==> flow/design.v <==
`timescale 1ns/1ns
module Controller(input clk, rst, start, compare, flag, output InitYin, InitW1, InitW2, InitB, InitFlag, InitAlpha, LdX1, LdX2, LdT, Select2, LdYin, LdFlag, LdAlphaT, LdW1, LdW2, LdB,ReadEn,Ready, output [1:0] Select1, Sel1, Sel2);
	reg initYin, initW1, initW2, initB, initFlag, initAlpha, ldX1, ldX2, ldT, select2, ldYin, ldFlag, ldAlphaT, ldW1, ldW2, ldB;
	reg [1:0] select1, sel1, sel2;
	reg [3:0] ns, ps;
	reg ldCnt, cntDown;
	reg readEn, ready;
	wire co;
	reg [7:0] Cout;
	always@(ps, start, co, compare, flag)begin
		ns = 4'b0;
		case(ps)
			4'b0000: begin
				ns = (start)? 4'b0001 : 4'b0000;
			  end
			4'b0001: begin
				ns = 4'b0010;
				end
			4'b0010: begin
				ns = 4'b0011;
				end
			4'b0011: begin
				ns = 4'b0100;
				end
			4'b0100: begin
				ns = 4'b0101;
				end
			4'b0101: begin
				ns = compare ? 4'b0110 : 4'b1010;
				end
			4'b0110: begin
				ns = 4'b0111;
				end
			4'b0111: begin
				ns = 4'b1000;
				end
			4'b1000: begin
				ns = 4'b1001;
				end
			4'b1001: begin
				ns = 4'b1010;
				end
			4'b1010: begin
				ns = (co == 0) ? 4'b0010 : 
				     (flag == 1) ? 4'b1011 : 
				     (flag == 0) ? 4'b0000 : 4'b1010;
				end
			4'b1011: begin
			  ns = 4'b0010;
			  end
			default: ns = 4'b0000;
		endcase
	end
	always@(ps)begin
		{initYin, initW1, initW2, initB, initFlag, ldCnt, initAlpha, ldX1, ldX2, ldT, cntDown, select2, ldYin, ldFlag, ldAlphaT, ldW1, ldW2, ldB} = 18'b0;
		readEn = 1'b0;
		ready = 1'b0;
		select1 = 2'b0;
		sel1 = 2'b0;
		sel2 = 2'b0;
		case(ps)
			4'b0000: begin
				ready = 1;
			  end
			4'b0001: begin
				initW1 = 1;
				initW2 = 1;
				initB = 1;
				initYin = 1;
				ldCnt = 1;
				initAlpha = 1;
				end
			4'b0010: begin
				ldX1 = 1;
				ldX2 = 1;
				ldT = 1;
				cntDown = 1;
				readEn = 1;
				end
			4'b0011: begin
				sel1 = 2'b00;
				sel2 = 2'b01;
				select1 = 2'b01;
				select2 = 1;
				ldYin = 1;
				end
			4'b0100: begin
				sel1 = 2'b01;
				sel2 = 2'b10;
				select1 = 2'b00;
				select2 = 1;
				ldYin = 1;
				end
			4'b0101: begin
				end
			4'b0110: begin
				sel1 = 2'b10;
				sel2 = 2'b0;
				ldAlphaT = 1;
				ldFlag = 1;
				end
			4'b0111: begin
				sel1 = 2'b11;
				sel2 = 2'b01;
				select2 = 1;
				select1 = 2'b10;
				ldW1 = 1;
				end
			4'b1000: begin
				sel1 = 2'b11;
				sel2 = 2'b10;
				select2 = 1;
				select1 = 2'b11;
				ldW2 = 1;
				end
			4'b1001: begin
				select2 = 0;
				select1 = 2'b01;
				ldB = 1;
				end
			4'b1010: begin
				end
			4'b1011: begin
			  ldCnt = 1;
			  initFlag = 1;
			  end
		endcase
	end
	always@(posedge clk,posedge rst)begin
		if(rst) ps <= 4'b0000;
		else ps <= ns;
	end
	always@(posedge clk, posedge rst)begin
	  if(rst)
	    Cout = 8'b11001000;
	  else begin
	    if(ldCnt) Cout <= 8'b11001000;
	    else if(cntDown) Cout <= Cout - 1;
	  end
  end
  assign co = ~|{Cout};
  assign InitYin = initYin;
  assign InitW1 = initW1;
  assign InitW2 = initW2;
  assign InitB = initB;
  assign InitFlag = initFlag;
  assign LdCnt = ldCnt;
  assign InitAlpha = initAlpha;
  assign LdX1 = ldX1;
  assign LdX2 = ldX2;
  assign LdT = ldT;
  assign CntDown = cntDown;
  assign Select1 = select1;
  assign Select2 = select2;
  assign LdYin = ldYin;
  assign LdFlag = ldFlag;
  assign LdAlphaT = ldAlphaT;
  assign LdW1 = ldW1;
  assign LdW2 = ldW2;
  assign LdB = ldB;
  assign Sel1 = sel1;
  assign Sel2 = sel2;
  assign ReadEn = readEn;
  assign Ready = ready;
endmodule
`timescale 1ns/1ns
module FlagReg(input clk,rst,loadData,initVal, output out);
  reg outData;
  assign out = outData;
  always@(posedge clk, posedge rst)begin
    if(rst) outData <= 1'b0;
    else
    begin
      if(initVal) outData <= 1'b0;
      else
    begin
    if (loadData) outData <= 1'b1;
    else outData <= outData;
    end
  end
  end
endmodule
`timescale 1ns/1ns
module Reg2bit(input clk,rst,loadData,initVal, input [1:0] inData, output[1:0] out);
  reg [1:0] outData;
  assign out = outData;
  always@(posedge clk, posedge rst)begin
    if(rst) outData <= 2'b0;
    else
    begin
      if(initVal) outData <= 2'b0;
      else
    begin
    if (loadData) outData <= inData;
    else outData <= outData;
    end
  end
  end
endmodule
`timescale 1ns/1ns
module Reg3bit(input clk,rst,loadData,initVal, input [2:0] inData, output[2:0] out);
  reg [2:0] outData;
  assign out = outData;
  always@(posedge clk, posedge rst)begin
    if(rst) outData <= 3'b0;
    else
    begin
      if(initVal) outData <= 3'b0;
      else
    begin
    if (loadData) outData <= inData;
    else outData <= outData;
    end
  end
  end
endmodule
`timescale 1ns/1ns
module Reg7bit(input clk,rst,loadData,initVal, input [6:0] inData, output[6:0] out);
  reg [6:0] outData;
  assign out = outData;
  always@(posedge clk, posedge rst)begin
    if(rst) outData <= 7'b0;
    else
    begin
      if(initVal) outData <= 7'b0;
      else
    begin
    if (loadData) outData <= inData;
    else outData <= outData;
    end
  end
  end
endmodule
`timescale 1ns/1ns
module Reg14bit(input clk,rst,loadData,initVal, input [13:0] inData, output[13:0] out);
  reg [13:0] outData;
  assign out = outData;
  always@(posedge clk, posedge rst)begin
    if(rst) outData <= 14'b0;
    else
    begin
      if(initVal) outData <= 14'b0;
      else
    begin
    if (loadData) outData <= inData;
    else outData <= outData;
    end
  end
  end
endmodule
`timescale 1ns/1ns
module Mux2to1(input select, input [13:0]in1,in2, output [13:0]MuxOut);
  assign MuxOut = ~select ? in1 : in2;
endmodule
`timescale 1ns/1ns
module Mux4to1(input [1:0]select, input [13:0]in1,in2,in3,in4, output [13:0]MuxOut);
  assign MuxOut = select==2'b00 ? in1 :
          select==2'b01 ? in2 :
          select==2'b10 ? in3 :
          select==2'b11 ? in4 : 14'bz;
endmodule
`timescale 1ns/1ns
module adder( input [13:0] op1, op2, output [13:0] result );
  assign result = op1 + op2;
endmodule
`timescale 1ns/1ns
module multiplier( input [13:0] op1, op2, output [13:0] result );
  wire [27:0] w;
  wire signed [13:0] operand1,operand2;
  assign operand1 = op1;
  assign operand2 = op2;
  assign w = operand1 * operand2;
  assign result = w[21:8];
endmodule
`timescale 1ns/1ns
module DataPath(input clk,rst, input [6:0] x1Data,x2Data, input [1:0] tData, input InitYin, InitW1, InitW2, InitB, InitFlag, InitAlpha, LdX1, LdX2, LdT, Select2, LdYin, LdFlag, LdAlphaT, LdW1, LdW2, LdB, input [1:0]  Select1, Sel1, Sel2, output compare, flag, output[1:0] signYin, output[13:0] w1,w2,b,Yin);
  wire [6:0] x1,x2;
  wire [1:0] t;
  wire [2:0] alpha,alphaT;
  wire [13:0] AddOut,MultOut,MultOp1,MultOp2,AddOp1,AddOp2;
  wire [13:0] castedT,castedAlphaT,castedAlpha,castedX1,castedX2;
  assign castedT = t[1] ? {4'b1111, t, 8'b0}: {4'b0, t, 8'b0};
  assign castedAlphaT = alphaT[2] ? {5'b11111, alphaT, 6'b0}: {5'b0, alphaT, 6'b0};
  assign castedAlpha = alpha[2] ? {5'b11111, alpha, 6'b0}: {5'b0, alpha, 6'b0};
  assign castedX1 = x1[6] ? {3'b111, x1, 4'b0}: {3'b0, x1, 4'b0};
  assign castedX2 = x2[6] ? {3'b111, x2, 4'b0}: {3'b0, x2, 4'b0};
  FlagReg FLAG(clk,rst,LdFlag,InitFlag, flag);
  Reg2bit T(clk,rst,LdT,1'b0,tData,t);
  Reg3bit ALPHA(clk,rst,InitAlpha,1'b0,3'b011, alpha);
  Reg3bit ALPHAT(clk,rst,LdAlphaT,1'b0,MultOut[8:6], alphaT);
  Reg7bit X1(clk,rst,LdX1,1'b0,x1Data, x1);
  Reg7bit X2(clk,rst,LdX2,1'b0,x2Data, x2);
  Reg14bit W1(clk,rst,LdW1,InitW1,AddOut, w1);
  Reg14bit W2(clk,rst,LdW2,InitW2,AddOut, w2);
  Reg14bit B (clk,rst,LdB,InitB,AddOut, b);
  Reg14bit YIN (clk,rst,LdYin,InitYin,AddOut, Yin);
  Mux4to1 MULTOP1(Sel1,w1,w2,castedT,castedAlphaT, MultOp1);
  Mux4to1 MULTOP2(Sel2,castedAlpha,castedX1,castedX2,14'b0, MultOp2);
  Mux4to1 ADDOP1(Select1,Yin,b,w1,w2, AddOp1);
  Mux2to1 ADDOP2(Select2,castedAlphaT,MultOut, AddOp2);
  multiplier MULTIPLIER(MultOp1,MultOp2, MultOut);
  adder ADDER(AddOp1,AddOp2, AddOut);
  assign compare = (Yin == 14'b0) ? 1 : (Yin[13] ^ t[1]);
  assign signYin = Yin[13] ? 2'b11 : 2'b01;  
endmodule
`timescale 1ns/1ns
module LearningMachine(input clk,rst, start, input [6:0] x1Data,x2Data, input [1:0] tData, output[1:0] signYin, output[13:0] w1,w2,b,Yin,output ReadEn, Ready);
  wire [1:0]Select1, Sel1, Sel2;
  wire  flag, InitYin, InitW1, InitW2, InitB, InitFlag, InitAlpha, LdX1, LdX2, LdT, Select2, LdYin, LdFlag, LdAlphaT, LdW1, LdW2, LdB;
  Controller controller(clk, rst, start, compare, flag, InitYin, InitW1, InitW2, InitB, InitFlag, InitAlpha, LdX1, LdX2, LdT, Select2, LdYin, LdFlag, LdAlphaT, LdW1, LdW2, LdB, ReadEn, Ready, Select1, Sel1, Sel2);
  DataPath datapath(clk,rst, x1Data,x2Data, tData, InitYin, InitW1, InitW2, InitB, InitFlag, InitAlpha, LdX1, LdX2, LdT, Select2, LdYin, LdFlag, LdAlphaT, LdW1, LdW2, LdB, Select1, Sel1, Sel2, compare, flag, signYin, w1,w2,b,Yin);
endmodule
Hand-over note for LearningMachine

Reports on LearningMachine. Tool output for the design above before and after an edit, in the order of the flow. Lines under "before" count in the file above, lines under "after" in the edited file. "difference" is "after" less "before", of the values as shown; "rel. change" is that difference over "before", in percent. Operators: Yosys type, input widths -> output width; for muxes data width and select width s. Library cell names are shortened. The mark -- stands for no value.

Top: LearningMachine. Clock: clk. Standard-cell library: sky130hd. Library corner: tt_025C_1v80.

The edit. Unified diff, file above to edited file. The edited RTL no longer does the same as the RTL above: the edit was made by script, with no optimisation intended.

```diff
@@ -270,5 +270,5 @@
   assign operand1 = op1;
   assign operand2 = op2;
-  assign w = operand1 * operand2;
+  assign w = operand1 + operand2;
   assign result = w[21:8];
 endmodule
```

Word-level counts. Source: Yosys, flattened and elaborated, memories not mapped. Widths are those after wreduce. Registers that Yosys merges into a memory's read port (data or address) are not register bits. Print and check cells do not count. Equal cells are merged and count once. Yosys's memory passes give these memory sizes; they may raise the number of words (mostly to a power of two), join words into wider ones and drop unused or constant bits.

Storage and ports: register bits after elaboration (before 89, after 89, difference 0, rel. change 0.00%); bits in read-only memories (before 416, after 416, difference 0, rel. change 0.00%); memories (before 1, after 1, difference 0, rel. change 0.00%); input bits (before 19, after 19, difference 0, rel. change 0.00%); output and inout bits (before 60, after 60, difference 0, rel. change 0.00%); word-level cells (before 86, after 86, difference 0, rel. change 0.00%).

Memory list: words x width with read and write ports (before 16 x 26 bit 1R0W, after 16 x 26 bit 1R0W).

Cells by class: $add $sub $neg (before 2, after 3, difference +1, rel. change +50.00%); $mul (before 1, after 0, difference -1, rel. change -100.00%); equality and inequality tests (before 20, after 20, difference 0, rel. change 0.00%); multiplexer cells (before 36, after 36, difference 0, rel. change 0.00%); bitwise operators (before 1, after 1, difference 0, rel. change 0.00%); reductions and logical operators (before 13, after 13, difference 0, rel. change 0.00%).

Operators by type and width: $mul 14x14->22 (before 1, after 0, difference -1, rel. change -100.00%); $add 14x14->15 (before 0, after 1, difference +1); $mux 14 (before 25, after 25, difference 0, rel. change 0.00%); $eq 2x2->1 const B (before 6, after 6, difference 0, rel. change 0.00%); $reduce_bool 2->1 (before 6, after 6, difference 0, rel. change 0.00%); $eq 4x3->1 const B (before 4, after 4, difference 0, rel. change 0.00%); $eq 4x4->1 const B (before 4, after 4, difference 0, rel. change 0.00%); $mux 1 (before 4, after 4, difference 0, rel. change 0.00%); $eq 2x1->1 const B (before 3, after 3, difference 0, rel. change 0.00%); $logic_not 2->1 (before 3, after 3, difference 0, rel. change 0.00%); $mux 4 (before 3, after 3, difference 0, rel. change 0.00%); $eq 4x2->1 const B (before 2, after 2, difference 0, rel. change 0.00%); $mux 8 (before 2, after 2, difference 0, rel. change 0.00%); $add 14x14->14 (before 1, after 1, difference 0, rel. change 0.00%); $eq 4x1->1 const B (before 1, after 1, difference 0, rel. change 0.00%); $logic_not 14->1 (before 1, after 1, difference 0, rel. change 0.00%); $logic_not 4->1 (before 1, after 1, difference 0, rel. change 0.00%); $mux 2 (before 1, after 1, difference 0, rel. change 0.00%); $pmux 4 s11 (before 1, after 1, difference 0, rel. change 0.00%); $reduce_or 2->1 (before 1, after 1, difference 0, rel. change 0.00%); $reduce_or 8->1 (before 1, after 1, difference 0, rel. change 0.00%); $sub 8x1->8 const B (before 1, after 1, difference 0, rel. change 0.00%); $xor 1x1->1 (before 1, after 1, difference 0, rel. change 0.00%).

Longest topological paths. Depth = most cells in a row (Yosys ltp): at word level without a register or memory, in the mapped netlist without a sequential cell, where the memories' decode and read muxes count.

Depth: word-level depth (before 10, after 10, difference 0, rel. change 0.00%); ABC_AREA (before 0, after 0); gate-level depth with buffers (before 38, after 26, difference -12, rel. change -31.58%); mapped depth without buffers (before 35, after 24, difference -11, rel. change -31.43%).

Synthesis result. Yosys stat after the flow's synthesis: flattened, memories mapped to cells. It holds for the ABC_AREA given above (unset counts as 0); a run with the other value may have another netlist.

Cells by type: inv_1 (before 96, after 12, difference -84, rel. change -87.50%); fa_1 (before 84, after 1, difference -83, rel. change -98.81%); nand2_1 (before 195, after 113, difference -82, rel. change -42.05%); ha_1 (before 76, after 27, difference -49, rel. change -64.47%); nor2_1 (before 66, after 43, difference -23, rel. change -34.85%); xnor2_1 (before 32, after 12, difference -20, rel. change -62.50%); a211oi_1 (before 5, after 23, difference +18, rel. change +360.00%); a21oi_1 (before 42, after 28, difference -14, rel. change -33.33%); mux4_2 (before 14, after 0, difference -14, rel. change -100.00%); mux2_2 (before 5, after 18, difference +13, rel. change +260.00%); a31oi_1 (before 4, after 15, difference +11, rel. change +275.00%); a21o_1 (before 14, after 4, difference -10, rel. change -71.43%); xor2_1 (before 14, after 4, difference -10, rel. change -71.43%); clkbuf_1 (before 28, after 20, difference -8, rel. change -28.57%); nand3_1 (before 7, after 15, difference +8, rel. change +114.29%); a22o_1 (before 13, after 6, difference -7, rel. change -53.85%); o21bai_1 (before 7, after 1, difference -6, rel. change -85.71%); a22oi_1 (before 8, after 3, difference -5, rel. change -62.50%).

The list need not be complete.

Synthesis totals: cell count (before 976, after 610, difference -366, rel. change -37.50%); chip area (Yosys) (µm²) (before 8951.1, after 5351.4, difference -3599.7, rel. change -40.22%); sequential part of the area (µm²) (before 2230.9, after 2180.8, difference -50.1, rel. change -2.25%); mapped flip-flops (before 89, after 87, difference -2, rel. change -2.25%); buffer cells (before 38, after 32, difference -6, rel. change -15.79%).

By module: a second synthesis without flattening, with its own total; a netlist apart from the flattened one above.

Unflattened totals: cell total of the unflattened synthesis (before 1247, after 631, difference -616, rel. change -49.40%); area total of the unflattened synthesis (µm²) (before 12326.8, after 6830.3, difference -5496.5, rel. change -44.59%).

Each row is one instance without its submodules.

Modules, before: multiplier (times used 1, cells 692, area 6052.1 µm², sequential area 0.0 µm²); Reg14bit (times used 4, cells 46, area 581.8 µm², sequential area 350.3 µm²); Mux4to1 (times used 3, cells 17, area 366.6 µm², sequential area 0.0 µm²); Controller (times used 1, cells 109, area 927.1 µm², sequential area 304.0 µm²); adder (times used 1, cells 110, area 749.5 µm², sequential area 0.0 µm²); Reg7bit (times used 2, cells 23, area 286.5 µm², sequential area 175.2 µm²); Reg3bit (times used 2, cells 10, area 120.1 µm², sequential area 75.1 µm²); Mux2to1 (times used 1, cells 15, area 168.9 µm², sequential area 0.0 µm²); Reg2bit (times used 1, cells 7, area 81.3 µm², sequential area 50.0 µm²); DataPath (times used 1, cells 10, area 68.8 µm², sequential area 0.0 µm²); FlagReg (times used 1, cells 3, area 38.8 µm², sequential area 25.0 µm²); LearningMachine (times used 1, cells 0, area 0.0 µm², sequential area 0.0 µm²).

Modules, after: Reg14bit (times used 4, cells 46, area 581.8 µm², sequential area 350.3 µm²); Mux4to1 (times used 3, cells 17, area 366.6 µm², sequential area 0.0 µm²); Controller (times used 1, cells 109, area 927.1 µm², sequential area 304.0 µm²); adder (times used 1, cells 110, area 749.5 µm², sequential area 0.0 µm²); Reg7bit (times used 2, cells 23, area 286.5 µm², sequential area 175.2 µm²); multiplier (times used 1, cells 76, area 555.5 µm², sequential area 0.0 µm²); Reg3bit (times used 2, cells 10, area 120.1 µm², sequential area 75.1 µm²); Mux2to1 (times used 1, cells 15, area 168.9 µm², sequential area 0.0 µm²); Reg2bit (times used 1, cells 7, area 81.3 µm², sequential area 50.0 µm²); DataPath (times used 1, cells 10, area 68.8 µm², sequential area 0.0 µm²); FlagReg (times used 1, cells 3, area 38.8 µm², sequential area 25.0 µm²); LearningMachine (times used 1, cells 0, area 0.0 µm², sequential area 0.0 µm²).

Worst setup path after synthesis. Source: OpenSTA report_checks on the synthesized netlist (no wires, ideal clock, input and output delay 20% of the period each), path of least setup slack; recovery checks are left aside. Register names are those of the netlist, which keeps one name where synthesis merged equal registers.

Path after synthesis: path kind (before register -> register, after register -> register); from (before reg controller.ps[1], after reg controller.ps[1]); to (before reg datapath.YIN.outData[13], after reg datapath.W1.outData[12]); clock period (ns) (before 12.0, after 12.0, difference 0.0, rel. change 0.00%); setup time (ns) (before 0.068, after 0.069, difference +0.001); launch time at the first pin (ns) (before 0.000, after 0.000, difference 0.000); data arrival time (ns) (before 7.996, after 4.824, difference -3.172, rel. change -39.67%); data required time (ns) (before 11.932, after 11.931, difference -0.001, rel. change -0.01%); path slack (ns) (before 3.936, after 7.107, difference +3.171); path delay (ns) (before 8.064, after 4.893, difference -3.171, rel. change -39.32%); stages on the path (before 34, after 25, difference -9, rel. change -26.47%); path buffers (before 2, after 2, difference 0, rel. change 0.00%); synthesis period reached (ns) (before 8.064, after 4.893, difference -3.171, rel. change -39.32%).

"path delay" = arrival - input delay + setup time. "stages on the path" counts driving pins, that of a launching flip-flop among them; a cell with two outputs on the path counts twice. "synthesis period reached" = period - worst setup slack (recovery checks aside). The figure is calculated, with input and output delays left at 20% of the set period. The rows between start and end are the longest chain of elaborated cells between them; the timing report does not say that the signal goes this way. Where chains are equally long, one stands for them. Each line given opens the expression or statement behind the cell; cells for indexed reads and writes are added by Yosys, which also makes memories of some case tables. A memory read counts as a cell of the chain, while the word-level depth stops at memories. A register here has more assigning lines than the two given.

Between the ends, after synthesis, before:
Path through: dfrtp_1 inv_1 ha_1 and2b_1 o21a_1 buf_2 buf_1 a22o_1 nand2_1 fa_1 inv_1 fa_1 inv_1 fa_1 inv_1 fa_1 fa_1 ha_1 ha_1 o21a_1 o31a_1 o21a_1 nor2_1 xnor2_1 mux2_2 ha_1 a21o_1 a221o_1 nand4_1 nand4b_1 a21oi_1 xor2_1 xor2_1 a32o_1. For length of the longest elaborated chain the number is 11. Elaborated cells between the ends (all ways): 31. The figure for RTL lines with such cells is 10. Classes of those cells: 1 x add/sub; 1 x mul; 9 x eq/ne; 15 x mux; 4 x reduce/logical; 1 x memory.

RTL lines, path after synthesis, before: from (decl) (line 5) `reg [3:0] ns, ps;`; from (assign) (line 130) `if(rst) ps <= 4'b0000;`; from (assign) (line 131) `else ps <= ns;`; $mem_v2 16x26 (line 61) `case(ps)`; $eq 2x2->1 (line 260) `select==2'b11 ? in4 : 14'bz;`; $mux 14 (line 260); $mux 14 (line 259) `select==2'b10 ? in3 :`; $mux 14 (line 258) `select==2'b01 ? in2 :`; $mux 14 (line 257) `assign MuxOut = select==2'b00 ? in1 :`; $mul 14x14->22 (line 272) `assign w = operand1 * operand2;`; $mux 14 (line 253) `assign MuxOut = ~select ? in1 : in2;`; $add 14x14->14 (line 264) `assign result = op1 + op2;`; $mux 14 (line 245) `if (loadData) outData <= inData;`; $mux 14 (line 242) `if(initVal) outData <= 14'b0;`; to (assign) (line 245); to (assign) (line 246) `else outData <= outData;`; to (decl) (line 236) `reg [13:0] outData;`.

Between the ends, after synthesis, after:
Path through: dfrtp_1 clkbuf_1 inv_1 ha_1 o21ai_0 and2_1 clkbuf_1 a22o_1 ha_1 and3_1 a31o_1 a21oi_1 nor2_1 a21oi_1 xnor2_1 nand2b_1 fa_1 nor2b_1 o21ai_0 a21boi_0 o21ai_0 a211oi_1 nor4_2 or4_1 nand3_1. For length of the longest elaborated chain the number is 11. Elaborated cells between the ends (all ways): 31. The figure for RTL lines with such cells is 10. Classes of those cells: 2 x add/sub; 9 x eq/ne; 15 x mux; 4 x reduce/logical; 1 x memory.

RTL lines, path after synthesis, after: from (decl) (line 5) `reg [3:0] ns, ps;`; from (assign) (line 130) `if(rst) ps <= 4'b0000;`; from (assign) (line 131) `else ps <= ns;`; $mem_v2 16x26 (line 61) `case(ps)`; $eq 2x2->1 (line 260) `select==2'b11 ? in4 : 14'bz;`; $mux 14 (line 260); $mux 14 (line 259) `select==2'b10 ? in3 :`; $mux 14 (line 258) `select==2'b01 ? in2 :`; $mux 14 (line 257) `assign MuxOut = select==2'b00 ? in1 :`; $add 14x14->15 (line 272) `assign w = operand1 + operand2;`; $mux 14 (line 253) `assign MuxOut = ~select ? in1 : in2;`; $add 14x14->14 (line 264) `assign result = op1 + op2;`; $mux 14 (line 245) `if (loadData) outData <= inData;`; $mux 14 (line 242) `if(initVal) outData <= 14'b0;`; to (assign) (line 245); to (assign) (line 246) `else outData <= outData;`; to (decl) (line 236) `reg [13:0] outData;`.

Worst path after layout. Path of least setup slack in the final report of the runs of pair A (OpenROAD, finished layout, wires in). Where an end is a register, its clock arrival counts in the times.

Path after layout: path kind (before register -> register, after register -> register); from (before reg controller.ps[3], after reg controller.ps[1]); to (before reg datapath.YIN.outData[13], after reg datapath.YIN.outData[12]); clock period (ns) (before 12.0, after 12.0, difference 0.0, rel. change 0.00%); setup time (ns) (before 0.06, after 0.08, difference +0.02); launch time at the first pin (ns) (before 0.36, after 0.35, difference -0.01, rel. change -2.78%); data arrival time (ns) (before 9.44, after 6.53, difference -2.91, rel. change -30.83%); data required time (ns) (before 12.30, after 12.27, difference -0.03, rel. change -0.24%); path slack (ns) (before 2.86, after 5.74, difference +2.88); stages on the path (before 34, after 22, difference -12, rel. change -35.29%); path buffers (before 0, after 0, difference 0).

The rows between start and end are the longest chain of elaborated cells between them; the timing report does not say that the signal goes this way. Where chains are equally long, one stands for them. A memory read counts as a cell of the chain, while the word-level depth stops at memories. A register here has more assigning lines than the two given.

Between the ends, after layout, before:
Path through: dfrtp_1 nand2b_1 o21a_1 a22o_1 nand2_1 fa_1 inv_1 ha_1 ha_1 inv_1 fa_1 inv_1 fa_1 ha_1 fa_1 a21oi_1 nor2_1 nor2_1 o21bai_1 a21oi_1 o21bai_1 a21oi_1 xnor2_1 o21ai_0 nand2_1 ha_1 and3_1 a221o_1 nand4_1 nand4b_1 a21oi_1 xor2_1 xor2_1 a32o_1. For length of the longest elaborated chain the number is 11. Elaborated cells between the ends (all ways): 31. The figure for RTL lines with such cells is 10. Classes of those cells: 1 x add/sub; 1 x mul; 9 x eq/ne; 15 x mux; 4 x reduce/logical; 1 x memory.

RTL lines, path after layout, before: from (decl) (line 5) `reg [3:0] ns, ps;`; from (assign) (line 130) `if(rst) ps <= 4'b0000;`; from (assign) (line 131) `else ps <= ns;`; $mem_v2 16x26 (line 61) `case(ps)`; $eq 2x2->1 (line 260) `select==2'b11 ? in4 : 14'bz;`; $mux 14 (line 260); $mux 14 (line 259) `select==2'b10 ? in3 :`; $mux 14 (line 258) `select==2'b01 ? in2 :`; $mux 14 (line 257) `assign MuxOut = select==2'b00 ? in1 :`; $mul 14x14->22 (line 272) `assign w = operand1 * operand2;`; $mux 14 (line 253) `assign MuxOut = ~select ? in1 : in2;`; $add 14x14->14 (line 264) `assign result = op1 + op2;`; $mux 14 (line 245) `if (loadData) outData <= inData;`; $mux 14 (line 242) `if(initVal) outData <= 14'b0;`; to (assign) (line 245); to (assign) (line 246) `else outData <= outData;`; to (decl) (line 236) `reg [13:0] outData;`.

Between the ends, after layout, after:
Path through: dfrtp_1 inv_1 ha_1 and3b_1 nor2_1 nor2_1 o21ai_0 a22oi_1 o21ai_0 ha_1 a21oi_1 nand2_1 a21oi_1 a21oi_2 o41ai_4 ha_1 or2_2 o31ai_1 a211oi_1 nor4_2 nor3_1 nor3_1. For length of the longest elaborated chain the number is 11. Elaborated cells between the ends (all ways): 31. The figure for RTL lines with such cells is 10. Classes of those cells: 2 x add/sub; 9 x eq/ne; 15 x mux; 4 x reduce/logical; 1 x memory.

RTL lines, path after layout, after: from (decl) (line 5) `reg [3:0] ns, ps;`; from (assign) (line 130) `if(rst) ps <= 4'b0000;`; from (assign) (line 131) `else ps <= ns;`; $mem_v2 16x26 (line 61) `case(ps)`; $eq 2x2->1 (line 260) `select==2'b11 ? in4 : 14'bz;`; $mux 14 (line 260); $mux 14 (line 259) `select==2'b10 ? in3 :`; $mux 14 (line 258) `select==2'b01 ? in2 :`; $mux 14 (line 257) `assign MuxOut = select==2'b00 ? in1 :`; $add 14x14->15 (line 272) `assign w = operand1 + operand2;`; $mux 14 (line 253) `assign MuxOut = ~select ? in1 : in2;`; $add 14x14->14 (line 264) `assign result = op1 + op2;`; $mux 14 (line 245) `if (loadData) outData <= inData;`; $mux 14 (line 242) `if(initVal) outData <= 14'b0;`; to (assign) (line 245); to (assign) (line 246) `else outData <= outData;`; to (decl) (line 236) `reg [13:0] outData;`.

Layout results. Both versions went through the flow (Yosys, OpenROAD) with the same settings in each pair. Constraints: input delay and output delay 20% of the set period each, output load 0.01 pF.

Settings, pair A:
For CORE_UTILIZATION the number is 40. The figure for period_ns is 12.0. The entry for CAP_MARGIN reads 20. CORE_MARGIN: 2. For SLEW_MARGIN the number is 20.

Final reports, pair A: synthesis area (µm²) (before 8951.1, after 5351.4, difference -3599.7, rel. change -40.22%); area of the die (µm²) (before 23589.9, after 14319.7, difference -9270.2, rel. change -39.30%); standard-cell area of the final layout (µm²) (before 10276.1, after 6573.8, difference -3702.3, rel. change -36.03%); utilization (%) (before 46.9, after 50.0, difference +3.1); worst setup slack after layout (ns) (before 2.859, after 5.739, difference +2.880); total negative slack on setup checks (ns) (before 0.000, after 0.000, difference 0.000); worst-case hold slack (ns) (before 0.484, after 0.501, difference +0.017); reached clock period (ns) (before 9.141, after 6.261, difference -2.880, rel. change -31.51%).

Settings, pair B:
The entry for CAP_MARGIN reads 25. For CORE_UTILIZATION the number is 30. Under CTS_CLUSTER_SIZE stands 92. For GPL_ROUTABILITY_DRIVEN the number is 0. Under GPL_TIMING_DRIVEN stands 0. MAX_ROUTING_LAYER: met4. For PLACE_DENSITY_LB_ADDON the number is 0.28. The figure for period_ns is 13.3. CORE_MARGIN: 2. For SLEW_MARGIN the number is 20.

Final reports, pair B: synthesis area (µm²) (before 8951.1, after 5351.4, difference -3599.7, rel. change -40.22%); area of the die (µm²) (before 31235.3, after 18922.8, difference -12312.5, rel. change -39.42%); standard-cell area of the final layout (µm²) (before 10557.6, after 6705.2, difference -3852.4, rel. change -36.49%); utilization (%) (before 35.8, after 38.6, difference +2.8); worst setup slack after layout (ns) (before 3.813, after 7.225, difference +3.412); total negative slack on setup checks (ns) (before 0.000, after 0.000, difference 0.000); worst-case hold slack (ns) (before 0.483, after 0.501, difference +0.018); reached clock period (ns) (before 9.487, after 6.075, difference -3.412, rel. change -35.97%).

"reached clock period" means the clock period less the worst setup slack. The figure is calculated, with input and output delays left at 20% of the set period.

End of note.
